==> flow/design.v <==
module logarithm #(
	parameter n = 16,
	parameter m = 24,
	parameter k = 5 ,
	parameter p = 24
) (
	input        clk  ,  
	input        reset,  
	input        start,
	input  [0:n] x    ,
	output [1:p] y    ,
	output reg   done
);
	reg [2:0] current_state;
	reg [2:0] next_state   ;
	wire      z_gt2        ;
	wire      i_positive   ;
	reg [2:0] sel_z        ;
	reg       load_z       ;
	reg       sel_i        ;
	reg       load_i       ;
	reg       shift_y      ;
	reg  [  m+1:0] z           ;
	wire [  m+1:0] trunc_square;
	wire [  m+1:0] trunc_div   ;
	wire [  m+1:0] z_input     ;
	reg  [  k-1:0] i           ;
	wire [  k-1:0] i_input     ;
	wire [  k-1:0] i_minus_1   ;
	reg  [    1:p] yy          ;
	wire [    m:0] mult_in     ;
	wire [2*m+1:0] mult_out    ;
	assign z_input = (sel_z == 2'd00) ?  {1'b0, x, {(m-n){1'd0}}} :
	(sel_z == 2'd01) ? 	trunc_square :
	trunc_div;
	assign mult_in     = z[m:0];
	assign mult_out     = mult_in * mult_in;
	assign trunc_square = mult_out[2*m+1:m];
	assign trunc_div    = {1'd0, z[m+1:1]};
	always @(posedge clk or negedge reset) begin : proc_z
		if(~reset) begin
			z <= 0;
		end else begin
			if (load_z == 1'b1)
				z <= z_input;
		end
	end
	assign i_input = sel_i ? i_minus_1 : p;
	assign i_minus_1 = i - 1;
	wire [15:0] binary_p = p;
	always @(posedge clk or negedge reset) begin : proc_i
		if(~reset) begin
			i <= 0;
		end else begin
			if (load_i == 1'b1)
				i <= i_input;
		end
	end
	always @(posedge clk or negedge reset) begin : proc_yy
		if(~reset) begin
			yy <= 0;
		end else begin
			if (shift_y == 1'b1)
				yy <= {yy[2:p], z[m+1]};
		end
	end
	always @(posedge clk or negedge reset) begin : proc_current_state
		if(~reset) begin
			current_state <= 0;
		end else begin
			current_state <= next_state;
		end
	end
	assign i_positive = i ? 1 : 0;
	assign z_gt2 = z[m+1];
	assign y = yy;
	always @(*) begin
		next_state = current_state;
		case (current_state)
			3'd0 : begin
				if (~start)
					next_state = 3'd1;
			end
			3'd1 : begin
				if (start)
					next_state = 3'd2;
			end
			3'd2 : begin
				next_state = 3'd3;
			end
			3'd3 : begin
				next_state = 3'd4;
			end
			3'd4 : begin
				if (z_gt2)
					next_state = 3'd5;
				else
					next_state = 3'd6;
			end
			3'd5 : begin
				next_state = 3'd6;
			end
			3'd6 : begin
				if (i_positive)
					next_state = 3'd3;
				else
					next_state = 3'd0;
			end
			default : next_state = 3'd0;
		endcase
	end
	always @(*) begin
		case (current_state)
			3'd0, 3'd1: begin
				sel_z   = 2'b00;
				load_z  = 1'b0;
				sel_i   = 1'b0;
				load_i  = 1'b0;
				shift_y = 1'b0;
				done    = 1'b1;
			end
			3'd2 : begin
				sel_z   = 2'b00;
				load_z  = 1'b1;
				sel_i   = 1'b0;
				load_i  = 1'b1;
				shift_y = 1'b0;
				done    = 1'b0;
			end
			3'd3 : begin
				sel_z   = 2'b01;
				load_z  = 1'b1;
				sel_i   = 1'b1;
				load_i  = 1'b1;
				shift_y = 1'b0;
				done    = 1'b0;
			end
			3'd4 : begin
				sel_z   = 2'b00;
				load_z  = 1'b0;
				sel_i   = 1'b0;
				load_i  = 1'b0;
				shift_y = 1'b1;
				done    = 1'b0;
			end
			3'd5 : begin
				sel_z   = 2'b10;
				load_z  = 1'b1;
				sel_i   = 1'b0;
				load_i  = 1'b0;
				shift_y = 1'b0;
				done    = 1'b0;
			end
			3'd6 : begin
				sel_z   = 2'b00;
				load_z  = 1'b0;
				sel_i   = 1'b0;
				load_i  = 1'b0;
				shift_y = 1'b0;
				done    = 1'b0;
			end
			default : begin
				sel_z   = 2'b00;
				load_z  = 1'b0;
				sel_i   = 1'b0;
				load_i  = 1'b0;
				shift_y = 1'b0;
				done    = 1'b0;
			end
		endcase
	end
endmodule
From RTL to reports: logarithm
Tool output for the design above, in the order of the flow.
Lines are those of the file above, counted from 1.
Library cell names are shortened.
{"block": "inputs", "top_module": "logarithm", "clock_port": "clk", "library": "sky130hd", "corner": "tt_025C_1v80"}

Word level
Counts by Yosys on the flattened word-level netlist (proc, flatten, opt, wreduce; memories kept). Register bits leave out memories and registers merged into their read ports (data or address). Print and check cells are left out. Cells with the same type and inputs are merged into one.
{"block": "classes", "reduce_logical": 7, "addsub": 1, "eq_ne": 9, "mul": 1, "mux": 15}
{"block": "op_table", "cell": "25-bit by 25-bit multiplier with 50-bit output", "n": 1}
{"block": "op_table", "cell": "26-bit two-way mux", "n": 2}
{"block": "op_table", "cell": "3-bit parallel mux with 7-bit select", "n": 1}
{"block": "op_table", "cell": "3-bit equality test (second input constant)", "n": 3}
{"block": "op_table", "cell": "3-bit by 1-bit equality test with 1-bit output (second input constant)", "n": 2}
{"block": "op_table", "cell": "3-bit by 2-bit equality test with 1-bit output (second input constant)", "n": 2}
{"block": "op_table", "cell": "3-bit logical NOT", "n": 2}
{"block": "op_table", "cell": "3-bit two-way mux", "n": 2}
{"block": "op_table", "cell": "1-bit two-way mux", "n": 6}
{"block": "op_table", "cell": "5-bit by 1-bit subtractor with 5-bit output (second input constant)", "n": 1}
{"block": "op_table", "cell": "5-bit nonzero test", "n": 1}
{"block": "op_table", "cell": "5-bit two-way mux", "n": 1}
{"block": "op_table", "cell": "2-bit inequality test (second input constant)", "n": 2}
{"block": "op_table", "cell": "2-bit OR reduction", "n": 2}
{"block": "op_table", "cell": "2-bit parallel mux with 2-bit select", "n": 1}
{"block": "op_table", "cell": "2-bit two-way mux", "n": 2}
{"block": "op_table", "cell": "3-bit OR reduction", "n": 1}
{"block": "op_table", "cell": "2-bit AND reduction", "n": 1}
{"block": "bits", "ff_bits": 58, "elab_cells": 37, "input_bits": 20}

Logic depth
Yosys ltp: most cells in a row. Word level: on the elaborated netlist, between registers, memories and ports. Mapped: between sequential cells and ports; inverters and the memories' decode and read muxes count.
{"block": "depth", "depth_word": 5, "abc_area": 0, "depth_mapped": 28, "mapped_depth_nobuf": 26}

Synthesis result
Source: synth_stat.txt of the flow (Yosys; design flattened, memories mapped). It holds for the ABC_AREA given above (unset counts as 0); a run with the other value may have another netlist.
{"block": "mapped", "synth_area_um2": 20145.6, "ffs": 62, "stdcells": 2182}
{"block": "by_type", "cell": "fa_1", "n": 465}
{"block": "by_type", "cell": "inv_1", "n": 673}
{"block": "by_type", "cell": "ha_1", "n": 189}
{"block": "by_type", "cell": "dfrtp_1", "n": 61}
{"block": "by_type", "cell": "nand2_1", "n": 209}
{"block": "by_type", "cell": "and2_1", "n": 106}
{"block": "by_type", "cell": "clkbuf_1", "n": 76}
{"block": "by_type", "cell": "mux2_2", "n": 25}
{"block": "by_type", "cell": "a21oi_1", "n": 54}
{"block": "by_type", "cell": "nor2_1", "n": 68}
{"block": "by_type", "cell": "o21ai_0", "n": 37}
{"block": "by_type", "cell": "xnor2_1", "n": 19}
{"block": "by_type", "cell": "a21o_1", "n": 21}
{"block": "by_type", "cell": "xor2_1", "n": 13}
{"block": "by_type", "cell": "mux2i_1", "n": 10}
{"block": "by_type", "cell": "nand3_1", "n": 15}
{"block": "by_type", "cell": "nor2b_1", "n": 11}
{"block": "by_type", "cell": "a22oi_1", "n": 9}
Other cell types: 48; their cells: 121.

Timing after synthesis
OpenSTA on the mapped netlist: ideal clock, no wires. The path of least setup slack (recovery checks aside). Input and output delay are each 20% of the period. Register names are those of the netlist, which keeps one name where synthesis merged equal registers.
{"block": "synth_path", "path_type": "reg-to-reg", "from": "register z[12]", "to": "register z[21]", "required_ps": 8896, "path_delay_ps": 7065, "setup_ps": 104, "arrival_ps": 6961, "path_slack_ps": 1935, "tclk_ps": 9000, "stages": 25, "launch_ps": 0, "path_buffers": 2, "period_less_setup_slack_ps": 7065}
"path_delay_ps" = arrival - input delay + setup time.
"stages": output pins that drive a net of the path, with the launching flip-flop's if there is one; two outputs of one cell count as two.
"period_less_setup_slack_ps" is the clock period less the worst setup slack; recovery checks do not enter. This is arithmetic on one report: input and output delays are still those of the set period (20% each).
Between the ends stands the longest chain of elaborated cells between them, by number of cells; it is not shown to be the way that was timed. Of several equally long chains one is given.
Each line given opens the expression or statement behind the cell; cells for indexed reads and writes are added by Yosys, which also makes memories of some case tables.
{"block": "synth_between", "cell_sequence": "dfrtp_1 clkbuf_1 clkbuf_1 nand2_1 fa_1 inv_1 fa_1 inv_1 fa_1 inv_1 fa_1 fa_1 fa_1 inv_1 fa_1 inv_1 ha_1 a21oi_1 o21ai_0 a211o_1 a221oi_2 a21oi_1 o41ai_2 mux2_1 a221oi_1", "elab_chain_len": 3}
{"block": "synth_rtl", "item": "from (decl)", "line": 23, "text": "reg [ m+1:0] z ;"}
{"block": "synth_rtl", "item": "from (assign)", "line": 42, "text": "z <= 0;"}
{"block": "synth_rtl", "item": "from (assign)", "line": 45, "text": "z <= z_input;"}
{"block": "synth_rtl", "item": "25-bit by 25-bit multiplier with 50-bit output", "line": 37, "text": "assign mult_out = mult_in * mult_in;"}
{"block": "synth_rtl", "item": "26-bit two-way mux", "line": 34, "text": "(sel_z == 2'd01) ? trunc_square :"}
{"block": "synth_rtl", "item": "26-bit two-way mux", "line": 33, "text": "assign z_input = (sel_z == 2'd00) ? {1'b0, x, {(m-n){1'd0}}} :"}
{"block": "synth_rtl", "item": "to (assign)", "line": 42}
{"block": "synth_rtl", "item": "to (assign)", "line": 45}
{"block": "synth_rtl", "item": "to (decl)", "line": 23}

Worst path after layout
Path of least setup slack in the final report of run 1 (OpenROAD, finished layout, wires in). Where an end is a register, its clock arrival counts in the times.
The report prints the path's times to 10 ps; the period is as set.
{"block": "layout_path", "path_type": "reg-to-reg", "from": "register z[8]", "to": "register z[21]", "arrival_ps": 7910, "stages": 26, "path_buffers": 1, "tclk_ps": 7990, "path_slack_ps": 320, "launch_ps": 340, "setup_ps": 100, "required_ps": 8230}
Between the ends stands the longest chain of elaborated cells between them, by number of cells; it is not shown to be the way that was timed. Of several equally long chains one is given.
{"block": "layout_between", "cell_sequence": "dfrtp_1 buf_4 and2_1 inv_1 fa_1 fa_1 inv_1 fa_1 inv_1 fa_1 inv_1 fa_1 fa_1 inv_1 fa_1 inv_1 ha_1 nand4_1 nor3_1 nand2_1 o211ai_1 nand4_1 a21oi_1 o41ai_2 mux2_1 a221oi_1", "elab_chain_len": 3}
{"block": "layout_rtl", "item": "from (decl)", "line": 23, "text": "reg [ m+1:0] z ;"}
{"block": "layout_rtl", "item": "from (assign)", "line": 42, "text": "z <= 0;"}
{"block": "layout_rtl", "item": "from (assign)", "line": 45, "text": "z <= z_input;"}
{"block": "layout_rtl", "item": "25-bit by 25-bit multiplier with 50-bit output", "line": 37, "text": "assign mult_out = mult_in * mult_in;"}
{"block": "layout_rtl", "item": "26-bit two-way mux", "line": 34, "text": "(sel_z == 2'd01) ? trunc_square :"}
{"block": "layout_rtl", "item": "26-bit two-way mux", "line": 33, "text": "assign z_input = (sel_z == 2'd00) ? {1'b0, x, {(m-n){1'd0}}} :"}
{"block": "layout_rtl", "item": "to (assign)", "line": 42}
{"block": "layout_rtl", "item": "to (assign)", "line": 45}
{"block": "layout_rtl", "item": "to (decl)", "line": 23}

--- measured runs ---
Design logarithm on sky130hd. What follows are 6 stored runs of the flow, each under its own settings; their order means nothing. The constraints put input and output delay at 20% of the set period each and load the outputs with 0.01 pF.
"worst_path_allowed_less_slack_ps" is the time allowed to the run's worst setup path (the clock period less input and output delay, where it has them) less its slack. Clock arrival times count: a late capture clock shortens it, a late launch clock lengthens it.
"worst_path_allowed_less_slack_ps" is given in steps of 10 ps.

{"run": "run 1", "settings": { "ABC_AREA": 0, "CAP_MARGIN": 20, "CELL_PAD_IN_SITES_DETAIL_PLACEMENT": 0, "CORE_UTILIZATION": 61, "CTS_CLUSTER_DIAMETER": 45, "CTS_CLUSTER_SIZE": 77, "GPL_TIMING_DRIVEN": 1, "HOLD_SLACK_MARGIN": 0.25, "MIN_ROUTING_LAYER": "met1", "PLACE_DENSITY_LB_ADDON": 0.27, "period_ns": 7.99, "CORE_MARGIN": 2, "SLEW_MARGIN": 20 }, "results": { "synth_chip_area_um2": 20145.6, "post_route_util_pct": 66.5, "worst_path_allowed_less_slack_ps": 7670, "worst_setup_path_type": "reg-to-reg", "worst_setup_slack_ps": 321, "die_um2": 34495.6, "holdWs_ps": 469, "tns_setup_ps": 0, "final_cell_area_um2": 21623.2 }}
{"run": "run 2", "settings": { "ABC_AREA": 1, "CORE_ASPECT_RATIO": 0.55, "CORE_UTILIZATION": 46, "CTS_CLUSTER_SIZE": 78, "PLACE_DENSITY_LB_ADDON": 0.08, "SLEW_MARGIN": 5, "period_ns": 9.0, "CAP_MARGIN": 20, "CORE_MARGIN": 2 }, "results": { "synth_chip_area_um2": 21698.3, "post_route_util_pct": 50.2, "worst_path_allowed_less_slack_ps": 7300, "worst_setup_path_type": "reg-to-reg", "worst_setup_slack_ps": 1703, "die_um2": 49001.9, "holdWs_ps": 460, "tns_setup_ps": 0, "final_cell_area_um2": 23149.7 }}
{"run": "run 3", "settings": { "ABC_AREA": 1, "CAP_MARGIN": 25, "CORE_ASPECT_RATIO": 0.55, "CORE_UTILIZATION": 37, "CTS_CLUSTER_SIZE": 78, "MAX_ROUTING_LAYER": "met4", "PLACE_DENSITY_LB_ADDON": 0.17, "SETUP_SLACK_MARGIN": 1.27, "SLEW_MARGIN": 5, "period_ns": 5.54, "CORE_MARGIN": 2 }, "results": { "synth_chip_area_um2": 21698.3, "post_route_util_pct": 49.6, "worst_path_allowed_less_slack_ps": 6370, "worst_setup_path_type": "reg-to-reg", "worst_setup_slack_ps": -831, "die_um2": 60684.6, "holdWs_ps": 470, "tns_setup_ps": -17465, "final_cell_area_um2": 28601.2 }}
{"run": "run 4", "settings": { "CAP_MARGIN": 15, "CORE_ASPECT_RATIO": 0.53, "CORE_UTILIZATION": 47, "CTS_CLUSTER_DIAMETER": 121, "CTS_CLUSTER_SIZE": 34, "GPL_ROUTABILITY_DRIVEN": 0, "GPL_TIMING_DRIVEN": 0, "HOLD_SLACK_MARGIN": -0.03, "MIN_ROUTING_LAYER": "met2", "PLACE_DENSITY_LB_ADDON": 0.08, "SLEW_MARGIN": 30, "TNS_END_PERCENT": 70, "period_ns": 9.0, "CORE_MARGIN": 2 }, "outcome": "did not finish, routing stopped with GRT-0116"}
{"run": "run 5", "settings": { "CORE_UTILIZATION": 40, "SETUP_SLACK_MARGIN": 2.41, "period_ns": 8.17, "CAP_MARGIN": 20, "CORE_MARGIN": 2, "SLEW_MARGIN": 20 }, "results": { "synth_chip_area_um2": 20145.6, "post_route_util_pct": 47.9, "worst_path_allowed_less_slack_ps": 7030, "worst_setup_path_type": "reg-to-reg", "worst_setup_slack_ps": 1138, "die_um2": 52175.7, "holdWs_ps": 479, "tns_setup_ps": 0, "final_cell_area_um2": 23924.2 }}
{"run": "run 6", "settings": { "ABC_AREA": 1, "CAP_MARGIN": 25, "CORE_ASPECT_RATIO": 0.55, "CORE_UTILIZATION": 46, "CTS_CLUSTER_SIZE": 78, "PLACE_DENSITY_LB_ADDON": 0.17, "SETUP_SLACK_MARGIN": 1.27, "SLEW_MARGIN": 5, "period_ns": 9.0, "CORE_MARGIN": 2 }, "results": { "synth_chip_area_um2": 21698.3, "post_route_util_pct": 50.3, "worst_path_allowed_less_slack_ps": 7240, "worst_setup_path_type": "reg-to-reg", "worst_setup_slack_ps": 1759, "die_um2": 49001.9, "holdWs_ps": 466, "tns_setup_ps": 0, "final_cell_area_um2": 23201.0 }}
--- end ---
